==> flow/design.v <==
module spi_port (
    input wire clk,                
    input wire rst_n,              
    input wire spi_clk,           
    input wire spi_mosi,          
    output wire spi_miso,         
    input wire spi_cs_n,          
    output reg [15:0] capture_reg
);
    reg [15:0] shift_reg;          
    reg cs_n_prev;                 
    always @(posedge clk or negedge rst_n) begin
        if (!rst_n) begin
            shift_reg <= 16'b0;
            capture_reg <= 16'b0;
            cs_n_prev <= 1'b1;
        end else begin
            cs_n_prev <= spi_cs_n;
            if (!spi_cs_n) begin
                shift_reg <= {shift_reg[14:0], spi_mosi};
            end else if (cs_n_prev == 1'b0 && spi_cs_n == 1'b1) begin
                capture_reg <= shift_reg;
            end
        end
    end
    assign spi_miso = 1'b0;
    wire _unused_spi_clk = spi_clk;
endmodule
module config_memory #(
    parameter NUM_ADDRESSES = 8  
)(
    input wire clk,                    
    input wire rst_n,                  
    input wire [7:0] addr,             
    input wire [7:0] data_in,          
    input wire wr_en,                  
    input wire rd_en,                  
    output reg [7:0] data_out         
);
    reg [7:0] memory [0:NUM_ADDRESSES-1];  
    integer i;
    always @(posedge clk or negedge rst_n) begin
        if (!rst_n) begin
            for (i = 0; i < NUM_ADDRESSES; i = i + 1) begin
                memory[i] <= 8'b0;
            end
        end else if (wr_en && addr < NUM_ADDRESSES) begin
            memory[addr[2:0]] <= data_in;
        end
    end
    always @(posedge clk) begin
        if (rd_en) begin
            data_out <= (addr < NUM_ADDRESSES) ? memory[addr[2:0]] : 8'b0;
        end
    end
endmodule
module demux1to2 (
    input wire clk,                
    input wire rst_n,              
    input wire [7:0]sel,     
    input wire [7:0] d,            
    output wire [7:0] a,
    output wire [7:0] b            
);
    reg [7:0] a_hold;
    reg [7:0] b_hold;
    always @(posedge clk or negedge rst_n) begin
        if (!rst_n) begin
            a_hold <= 8'b0;
            b_hold <= 8'b0;
        end else begin
            case(sel)
                8'd0: a_hold <= d;
                8'd1: b_hold <= d;
                default: ;
            endcase
        end
    end
    assign a = (sel == 8'd0) ? d : a_hold;
    assign b = (sel == 8'd1) ? d : b_hold;
endmodule
module decimator (
    input wire clk,                
    input wire rst,                
    input wire [7:0] decimation_ratio,  
    input wire data,               
    output reg out,               
    output reg dec_clk            
);
    reg [7:0] counter;           
    always @(posedge clk or posedge rst) begin
        if (rst) begin
            counter <= 8'b0;
            out <= 1'b0;
            dec_clk <= 1'b0;
        end else begin
            if (decimation_ratio == 8'b1) begin
                out <= data;
            end else begin
                counter <= counter + 1;
                if (counter >= decimation_ratio-1) begin
                    counter <= 8'b0;
                    out <= data;
                    dec_clk <= ~dec_clk;
                end
            end
        end
    end
endmodule
module buffer #(
    parameter MAX_LENGTH = 256
)(
    input wire clk,             
    input wire rst,             
    input wire en,              
    input wire data_1,          
    input wire data_2,          
    input wire [7:0] length,    
    output reg [7:0] corr,      
    output reg pos,
    output reg neg
);
    reg [MAX_LENGTH-1:0] shift_reg_1;
    reg [MAX_LENGTH-1:0] shift_reg_2;
    reg [7:0] corr_neg;
    reg [7:0] corr_pos;
    integer i;
    always @(posedge clk or posedge rst) begin
        if (rst) begin
            shift_reg_1 <= {MAX_LENGTH{1'b0}};
            shift_reg_2 <= {MAX_LENGTH{1'b0}};
            pos <= 1'b0;
            neg <= 1'b0;
            corr <= 8'b0;
            corr_neg <= 8'b0;
            corr_pos <= 8'b0;
        end else if (en) begin
            shift_reg_1 <= {shift_reg_1[MAX_LENGTH-2:0], data_1};
            shift_reg_2 <= {shift_reg_2[MAX_LENGTH-2:0], data_2};
            corr <= corr + (data_1 ^ data_2) - (shift_reg_1[MAX_LENGTH - 1] ^ shift_reg_2[MAX_LENGTH - 1]) ;
            if (length > 1) begin
                corr_neg <= corr_neg + (shift_reg_1[0] ^ data_2) - (shift_reg_1[MAX_LENGTH - 1] ^ shift_reg_2[MAX_LENGTH - 2]);
                corr_pos <= corr_pos + (data_1 ^ shift_reg_2[0]) - (shift_reg_1[MAX_LENGTH - 2] ^ shift_reg_2[MAX_LENGTH - 1]);
            end
            if (corr_neg < corr_pos) begin
                neg <= 1'b1;
                pos <= 1'b0;
            end else if (corr_pos < corr_neg) begin
                pos <= 1'b1;
                neg <= 1'b0;
            end else begin
                pos <= 1'b0;
                neg <= 1'b0;
            end
        end
    end
endmodule
module top_module(
    input wire clk,
    input wire rst,
    input wire spi_mosi,
    input wire spi_cs_n,
    input wire mic_data_1,
    input wire mic_data_2,
    output wire [7:0] out,
    output wire pos,
    output wire neg
);
wire [7:0] addr;
wire [7:0] value;
wire wr_en = 1;
wire rd_en = 1;
wire [7:0] mem_out;
wire [7:0] decimation_ratio;
wire dec_data_1;
wire dec_data_2;
wire dec_clk;
wire [7:0] filter_length;
wire [7:0] filter_out;
wire [15:0] capture_reg;
wire dummy;
wire dummy2;
wire corr_dec_en;
assign addr = capture_reg[15:8];
assign value = capture_reg[7:0];
    spi_port u_spi_port(
        .clk(clk),
        .rst_n(!rst),
        .spi_clk(clk),
        .spi_mosi(spi_mosi),
        .spi_miso(dummy),
        .spi_cs_n(spi_cs_n),
        .capture_reg(capture_reg)
    );
    config_memory u_memory(
        .clk(clk),            
        .rst_n(!rst),          
        .addr(addr),     
        .data_in(value),  
        .wr_en(wr_en),          
        .rd_en(rd_en),          
        .data_out(mem_out) 
    );
    demux1to2 u_demux1to2(
        .clk(clk),
        .rst_n(!rst),
        .sel(addr),
        .d(mem_out),
        .a(decimation_ratio),  
        .b(filter_length)
    );
    decimator u_decimator_1(
        .clk(clk),              
        .rst(rst),              
        .decimation_ratio(decimation_ratio),
        .data(mic_data_1),             
        .out(dec_data_1),              
        .dec_clk(dec_clk)           
    );
    decimator u_decimator_2(
        .clk(clk),              
        .rst(rst),              
        .decimation_ratio(decimation_ratio),
        .data(mic_data_2),             
        .out(dec_data_2),              
        .dec_clk(dummy2)           
    );
    buffer u_buffer(
        .clk(clk),         
        .rst(rst),         
        .en(corr_dec_en),
        .data_1(dec_data_1),        
        .data_2(dec_data_2),        
        .length(filter_length),
        .corr(out),
        .pos(pos),
        .neg(neg)   
    );
reg dec_clk_q;
always @(posedge clk or posedge rst) begin
    if (rst) dec_clk_q <= 1'b0;
    else dec_clk_q <= dec_clk;
end
assign corr_dec_en = (decimation_ratio == 8'b1) | (dec_clk & ~dec_clk_q);
endmodule
======== Tool chain data of top_module ========
Tool output for the design above before and after an edit, in the order of the flow.
Lines under "original" count in the file above, lines under "edited" in the edited file.
"change": "edited" minus "original" as printed here. "relative change": 100 x difference / "original".
Not given: n/a
inputs
  design top .............................. top_module
  clock input ............................. clk
  standard-cell library ................... sky130hd
  corner .................................. tt_025C_1v80

======== Diff ========
The edit as a unified diff against the file above.
The edited RTL no longer does the same as the RTL above: the edit was made by script, with no optimisation intended.
begin of diff
@@ -139,5 +139,5 @@
             shift_reg_2 <= {shift_reg_2[MAX_LENGTH-2:0], data_2};
             corr <= corr + (data_1 ^ data_2) - (shift_reg_1[MAX_LENGTH - 1] ^ shift_reg_2[MAX_LENGTH - 1]) ;
-            if (length > 1) begin
+            begin
                 corr_neg <= corr_neg + (shift_reg_1[0] ^ data_2) - (shift_reg_1[MAX_LENGTH - 1] ^ shift_reg_2[MAX_LENGTH - 2]);
                 corr_pos <= corr_pos + (data_1 ^ shift_reg_2[0]) - (shift_reg_1[MAX_LENGTH - 2] ^ shift_reg_2[MAX_LENGTH - 1]);
end of diff

======== Elaborated design ========
Counts by Yosys on the flattened word-level netlist (proc, flatten, opt, wreduce). Print and check cells are left out. Cells with the same type and inputs are merged into one.
operators by class
  item                              original  edited  change  relative change (%)
  $add $sub $neg                    9         9       0       0.00
  $lt $le $gt $ge                   6         5       -1      -16.67
  eq/ne operators                   9         8       -1      -11.11
  muxes and demuxes                 12        11      -1      -8.33
  bitwise logic cells               12        12      0       0.00
  reductions and logical operators  16        15      -1      -6.25
operator list
  operator                                                        original  edited  change  relative change (%)
  2-bit AND reduction                                             11        10      -1      -9.09
  8-bit 2-to-1 mux                                                4         3       -1      -25.00
  8-bit by 1-bit equality test with 1-bit output with constant B  2         1       -1      -50.00
  8-bit by 1-bit > comparator with 1-bit output with constant B   1         0       -1      -100.00
  1-bit 2-to-1 mux                                                7         7       0       0.00
  1-bit bitwise XOR                                               6         6       0       0.00
  3-bit equality test with constant B                             4         4       0       0.00
  1-bit NOT                                                       4         4       0       0.00
  8-bit adder                                                     3         3       0       0.00
  8-bit subtractor                                                3         3       0       0.00
  8-bit by 1-bit adder with 8-bit output with constant B          2         2       0       0.00
  3-bit by 2-bit equality test with 1-bit output with constant B  2         2       0       0.00
  8-bit by 32-bit greater-or-equal comparator with 1-bit output   2         2       0       0.00
  8-bit < comparator                                              2         2       0       0.00
  2-bit nonzero test                                              2         2       0       0.00
  1-bit AND                                                       1         1       0       0.00
  3-bit by 1-bit equality test with 1-bit output with constant B  1         1       0       0.00
  1-bit logical AND                                               1         1       0       0.00
  3-bit zero test                                                 1         1       0       0.00
  8-bit zero test                                                 1         1       0       0.00
  8-bit by 4-bit < comparator with 1-bit output with constant B   1         1       0       0.00
  1-bit bitwise OR                                                1         1       0       0.00
  8-bit parallel mux with 8-bit select                            1         1       0       0.00
  8-bit by 1-bit subtractor with 9-bit output with constant B     1         1       0       0.00
word-level totals
  item                             original  edited  change  relative change (%)
  register bits after elaboration  679       671     -8      -1.18
  input bits                       6         6       0       0.00
  output and inout bits            10        10      0       0.00
  elaborated cells                 91        86      -5      -5.49

======== Longest topological paths ========
Longest topological path by Yosys (ltp), each cell counted once; first at word level (registers and memories cut), then after technology mapping (sequential cells cut; the memories' decode and read muxes count).
depth
  item                   original  edited  change  relative change (%)
  word-level depth       6         6       0       0.00
  ABC_AREA               0         0       n/a     n/a
  depth in mapped cells  15        20      +5      +33.33

======== Netlist ========
Yosys stat after the flow's synthesis: flattened, memories mapped to cells. It holds for the ABC_AREA given above (unset counts as 0); a run with the other value may have another netlist.
mapped netlist
  item                                original  edited   change  relative change (%)
  cells in the netlist                2935      2930     -5      -0.17
  synthesis area (um^2)               27670.3   27330.0  -340.3  -1.23
  sequential part of the area (um^2)  16927.5   16752.3  -175.2  -1.04
  flip-flops                          678       671      -7      -1.03
cell types
  type                      original  edited  change  relative change (%)
  sky130_fd_sc_hd__nand2_1  1577      1614    +37     +2.35
  sky130_fd_sc_hd__mux2_2   113       87      -26     -23.01
  sky130_fd_sc_hd__o21ai_0  46        32      -14     -30.43
  sky130_fd_sc_hd__a21oi_1  31        43      +12     +38.71
  sky130_fd_sc_hd__xor2_1   26        17      -9      -34.62
  sky130_fd_sc_hd__xnor2_1  13        21      +8      +61.54
  sky130_fd_sc_hd__dfrtp_1  669       662     -7      -1.05
  sky130_fd_sc_hd__buf_1    3         9       +6      +200.00
  sky130_fd_sc_hd__buf_2    63        58      -5      -7.94
  sky130_fd_sc_hd__nor4_1   6         1       -5      -83.33
  sky130_fd_sc_hd__o21ai_1  3         8       +5      +166.67
  sky130_fd_sc_hd__or3_1    2         7       +5      +250.00
  sky130_fd_sc_hd__o22ai_1  6         2       -4      -66.67
  sky130_fd_sc_hd__a211o_1  1         5       +4      +400.00
  sky130_fd_sc_hd__mux4_2   0         4       +4      n/a
  sky130_fd_sc_hd__nor2_1   50        47      -3      -6.00
  sky130_fd_sc_hd__o21a_1   5         2       -3      -60.00
  sky130_fd_sc_hd__or4_1    4         1       -3      -75.00
The list need not be complete.
The figures by module come from a second, unflattened synthesis with its own total; it is not the netlist above.
second synthesis, totals
  item                                            original  edited   change  relative change (%)
  cells (unflattened synthesis)                   1863      1876     +13     +0.70
  area total of the unflattened synthesis (um^2)  28041.9   28178.3  +136.4  +0.49
Each row is one instance without its submodules.
modules, original
  module         instances  cells  area (um^2)  sequential area (um^2)
  buffer         1          1325   21020.2      13462.9
  config_memory  1          229    3345.7       1841.8
  decimator      2          97     825.8        250.2
  spi_port       1          72     1297.5       827.0
  demux1to2      1          36     660.6        400.4
  top_module     1          7      66.3         25.0
modules, edited
  module         instances  cells  area (um^2)  sequential area (um^2)
  buffer         1          1338   21156.5      13462.9
  config_memory  1          229    3345.7       1841.8
  decimator      2          97     825.8        250.2
  spi_port       1          72     1297.5       827.0
  demux1to2      1          36     660.6        400.4
  top_module     1          7      66.3         25.0

======== Timing after synthesis ========
Path of least setup slack by OpenSTA after synthesis, without wires, with an ideal clock, recovery checks aside; 20% of the period is set as input and as output delay. Where synthesis merged equal registers, the netlist keeps one of their names.
timing after synthesis
  item                               original                        edited                         change  relative change (%)
  path type                          reg2reg                         reg2reg                        n/a     n/a
  start point                        reg u_spi_port.capture_reg[12]  reg u_spi_port.capture_reg[9]  n/a     n/a
  end point                          reg u_decimator_2.out           reg u_decimator_2.out          n/a     n/a
  period (ps)                        8000                            8000                           0       0.00
  setup time (ps)                    125                             128                            +3      n/a
  launch time at the first pin (ps)  0                               0                              0       n/a
  data arrival time (ps)             3993                            4514                           +521    +13.05
  slack (ps)                         3882                            3358                           -524    n/a
  path delay (ps)                    4118                            4642                           +524    +12.72
  driving pins on the path           16                              20                             +4      +25.00
  buffers on the path                2                               4                              +2      +100.00
  synthesis period reached (ps)      4118                            4642                           +524    +12.72
"path delay" is the arrival time less input delay plus setup time.
"driving pins on the path": output pins that drive a net of the path, with the launching flip-flop's if there is one; two outputs of one cell count as two.
"synthesis period reached" is the clock period less the worst setup slack; recovery checks do not enter. This is arithmetic on one report: input and output delays are still those of the set period (20% each).
The rows between start and end are the longest chain of elaborated cells between them; the timing report does not say that the signal goes this way. Where chains are equally long, one stands for them.
Each line given opens the expression or statement behind the cell; cells for indexed reads and writes are added by Yosys, which also makes memories of some case tables.
A register here has more assigning lines than the two given.
on the way, after synthesis, original
  path through ............................ sky130_fd_sc_hd__dfrtp_1 sky130_fd_sc_hd__or4_1 sky130_fd_sc_hd__buf_2 sky130_fd_sc_hd__nor3_4 sky130_fd_sc_hd__buf_2 sky130_fd_sc_hd__mux2i_1 sky130_fd_sc_hd__ha_1 sky130_fd_sc_hd__xor2_1 sky130_fd_sc_hd__ha_1 sky130_fd_sc_hd__o21ai_0 sky130_fd_sc_hd__o21bai_1 sky130_fd_sc_hd__a21oi_1 sky130_fd_sc_hd__a2111oi_2 sky130_fd_sc_hd__o22ai_1 sky130_fd_sc_hd__o21ai_1 sky130_fd_sc_hd__mux2_2
  length of the longest elaborated chain .. 6
  elaborated cells on any way between the ends .. 8
  classes of those cells .................. add/sub (1); compare (1); eq/ne (1); mux (3); reduce/logical (2)
ends and longest elaborated chain, after synthesis, original
  item                                                           line  source
  start: declaration                                             8     output reg [15:0] capture_reg
  start: assignment                                              15    capture_reg <= 16'b0;
  start: assignment                                              22    capture_reg <= shift_reg;
  8-bit zero test                                                79    assign a = (sel == 8'd0) ? d : a_hold;
  8-bit 2-to-1 mux                                               79
  8-bit by 1-bit subtractor with 9-bit output                    101   if (counter >= decimation_ratio-1) begin
  8-bit by 32-bit greater-or-equal comparator with 1-bit output  101
  1-bit 2-to-1 mux                                               101
  1-bit 2-to-1 mux                                               97    if (decimation_ratio == 8'b1) begin
  end: assignment                                                98    out <= data;
  end: assignment                                                103   out <= data;
  end: declaration                                               87    output reg out,
on the way, after synthesis, edited
  path through ............................ sky130_fd_sc_hd__dfrtp_1 sky130_fd_sc_hd__buf_2 sky130_fd_sc_hd__or3_1 sky130_fd_sc_hd__clkbuf_1 sky130_fd_sc_hd__nor3_2 sky130_fd_sc_hd__buf_2 sky130_fd_sc_hd__buf_1 sky130_fd_sc_hd__mux2i_1 sky130_fd_sc_hd__ha_1 sky130_fd_sc_hd__inv_1 sky130_fd_sc_hd__nor3_1 sky130_fd_sc_hd__xnor2_1 sky130_fd_sc_hd__ha_1 sky130_fd_sc_hd__nor2_1 sky130_fd_sc_hd__o21ai_0 sky130_fd_sc_hd__o211ai_1 sky130_fd_sc_hd__a41oi_2 sky130_fd_sc_hd__maj3_2 sky130_fd_sc_hd__a21oi_4 sky130_fd_sc_hd__mux2_1
  length of the longest elaborated chain .. 6
  elaborated cells on any way between the ends .. 8
  classes of those cells .................. add/sub (1); compare (1); eq/ne (1); mux (3); reduce/logical (2)
ends and longest elaborated chain, after synthesis, edited
  item                                                           line  source
  start: declaration                                             8     output reg [15:0] capture_reg
  start: assignment                                              15    capture_reg <= 16'b0;
  start: assignment                                              22    capture_reg <= shift_reg;
  8-bit zero test                                                79    assign a = (sel == 8'd0) ? d : a_hold;
  8-bit 2-to-1 mux                                               79
  8-bit by 1-bit subtractor with 9-bit output                    101   if (counter >= decimation_ratio-1) begin
  8-bit by 32-bit greater-or-equal comparator with 1-bit output  101
  1-bit 2-to-1 mux                                               101
  1-bit 2-to-1 mux                                               97    if (decimation_ratio == 8'b1) begin
  end: assignment                                                98    out <= data;
  end: assignment                                                103   out <= data;
  end: declaration                                               87    output reg out,

======== Timing after layout ========
From the final timing report of the runs of pair A: the path of least setup slack in the routed layout; clock arrival at registers is part of the times.
The path's times are printed in steps of 10 ps; the period is the one set.
timing post-layout
  item                               original                        edited                         change  relative change (%)
  path type                          reg2reg                         reg2reg                        n/a     n/a
  start point                        reg u_spi_port.capture_reg[12]  reg u_spi_port.capture_reg[8]  n/a     n/a
  end point                          reg u_decimator_2.out           reg u_decimator_2.out          n/a     n/a
  period (ps)                        5060                            5060                           0       0.00
  setup time (ps)                    110                             120                            +10     n/a
  launch time at the first pin (ps)  580                             610                            +30     +5.17
  data arrival time (ps)             4840                            4810                           -30     -0.62
  slack (ps)                         690                             730                            +40     n/a
  driving pins on the path           14                              16                             +2      +14.29
  buffers on the path                1                               0                              -1      -100.00
The rows between start and end are the longest chain of elaborated cells between them; the timing report does not say that the signal goes this way. Where chains are equally long, one stands for them.
A register here has more assigning lines than the two given.
on the way, post-layout, original
  path through ............................ sky130_fd_sc_hd__dfrtp_1 sky130_fd_sc_hd__or4_1 sky130_fd_sc_hd__nor3_4 sky130_fd_sc_hd__buf_4 sky130_fd_sc_hd__mux2_2 sky130_fd_sc_hd__xor2_1 sky130_fd_sc_hd__ha_1 sky130_fd_sc_hd__o21ai_0 sky130_fd_sc_hd__o21bai_1 sky130_fd_sc_hd__a21oi_1 sky130_fd_sc_hd__a2111oi_2 sky130_fd_sc_hd__o22ai_1 sky130_fd_sc_hd__o21ai_1 sky130_fd_sc_hd__mux2_2
  length of the longest elaborated chain .. 6
  elaborated cells on any way between the ends .. 8
  classes of those cells .................. add/sub (1); compare (1); eq/ne (1); mux (3); reduce/logical (2)
ends and longest elaborated chain, post-layout, original
  item                                                           line  source
  start: declaration                                             8     output reg [15:0] capture_reg
  start: assignment                                              15    capture_reg <= 16'b0;
  start: assignment                                              22    capture_reg <= shift_reg;
  8-bit zero test                                                79    assign a = (sel == 8'd0) ? d : a_hold;
  8-bit 2-to-1 mux                                               79
  8-bit by 1-bit subtractor with 9-bit output                    101   if (counter >= decimation_ratio-1) begin
  8-bit by 32-bit greater-or-equal comparator with 1-bit output  101
  1-bit 2-to-1 mux                                               101
  1-bit 2-to-1 mux                                               97    if (decimation_ratio == 8'b1) begin
  end: assignment                                                98    out <= data;
  end: assignment                                                103   out <= data;
  end: declaration                                               87    output reg out,
Nets of the timed path that keep an RTL name, with a line that drives or declares them; the list need not be complete.
nets with RTL names, path post-layout, original
  net                  line
  decimation_ratio[3]  79
on the way, post-layout, edited
  path through ............................ sky130_fd_sc_hd__dfrtp_1 sky130_fd_sc_hd__or3_1 sky130_fd_sc_hd__nor3_2 sky130_fd_sc_hd__mux2i_1 sky130_fd_sc_hd__ha_1 sky130_fd_sc_hd__inv_1 sky130_fd_sc_hd__nor3_1 sky130_fd_sc_hd__xnor2_1 sky130_fd_sc_hd__ha_1 sky130_fd_sc_hd__nor2_1 sky130_fd_sc_hd__o21ai_0 sky130_fd_sc_hd__o211ai_1 sky130_fd_sc_hd__a41oi_2 sky130_fd_sc_hd__maj3_2 sky130_fd_sc_hd__a21oi_4 sky130_fd_sc_hd__mux2_1
  length of the longest elaborated chain .. 6
  elaborated cells on any way between the ends .. 8
  classes of those cells .................. add/sub (1); compare (1); eq/ne (1); mux (3); reduce/logical (2)
ends and longest elaborated chain, post-layout, edited
  item                                                           line  source
  start: declaration                                             8     output reg [15:0] capture_reg
  start: assignment                                              15    capture_reg <= 16'b0;
  start: assignment                                              22    capture_reg <= shift_reg;
  8-bit zero test                                                79    assign a = (sel == 8'd0) ? d : a_hold;
  8-bit 2-to-1 mux                                               79
  8-bit by 1-bit subtractor with 9-bit output                    101   if (counter >= decimation_ratio-1) begin
  8-bit by 32-bit greater-or-equal comparator with 1-bit output  101
  1-bit 2-to-1 mux                                               101
  1-bit 2-to-1 mux                                               97    if (decimation_ratio == 8'b1) begin
  end: assignment                                                98    out <= data;
  end: assignment                                                103   out <= data;
  end: declaration                                               87    output reg out,

======== Layout results ========
Both versions went through the flow (Yosys, OpenROAD) with the same settings in each pair. Constraints: input delay and output delay 20% of the set period each, output load 0.01 pF.
settings, pair A
  CORE_UTILIZATION ........................ 40
  period_ns ............................... 5.06
  CAP_MARGIN .............................. 20
  CORE_MARGIN ............................. 2
  SLEW_MARGIN ............................. 20
measured results, pair A
  item                                     original  edited   change  relative change (%)
  mapped cell area after synthesis (um^2)  27670.3   27330.0  -340.3  -1.23
  area of the die (um^2)                   71294.3   70431.9  -862.4  -1.21
  standard-cell area after routing (um^2)  31128.6   30758.2  -370.4  -1.19
  utilization after layout (%)             45.4      45.6     +0.2    n/a
  worst setup slack after layout (ps)      689       732      +43     n/a
  final setup TNS (ps)                     0         0        0       n/a
  smallest hold slack (ps)                 399       380      -19     n/a
  power (mW)                               16.996    17.368   +0.372  +2.19
  reached clock period (ps)                4371      4328     -43     -0.98
settings, pair B
  ABC_AREA ................................ 0
  CORE_UTILIZATION ........................ 45
  MIN_ROUTING_LAYER ....................... met1
  PLACE_DENSITY ........................... 0.75
  TNS_END_PERCENT ......................... 55
  period_ns ............................... 6.95
  CAP_MARGIN .............................. 20
  CORE_MARGIN ............................. 2
  SLEW_MARGIN ............................. 20
measured results, pair B
  item                                     original  edited   change  relative change (%)
  mapped cell area after synthesis (um^2)  27670.3   27330.0  -340.3  -1.23
  area of the die (um^2)                   63488.9   62720.2  -768.7  -1.21
  standard-cell area after routing (um^2)  30735.7   30675.7  -60.0   -0.20
  utilization after layout (%)             50.7      50.9     +0.2    n/a
  worst setup slack after layout (ps)      2168      2137     -31     n/a
  final setup TNS (ps)                     0         0        0       n/a
  smallest hold slack (ps)                 435       382      -53     n/a
  power (mW)                               12.184    12.764   +0.580  +4.76
  reached clock period (ps)                4782      4813     +31     +0.65
"reached clock period" is the run's clock period less its worst setup slack. It is reckoned from that one timing run; input and output delays stay at 20% of the period that was set.
"power" is the tool's figure for a default switching activity; nothing was simulated.
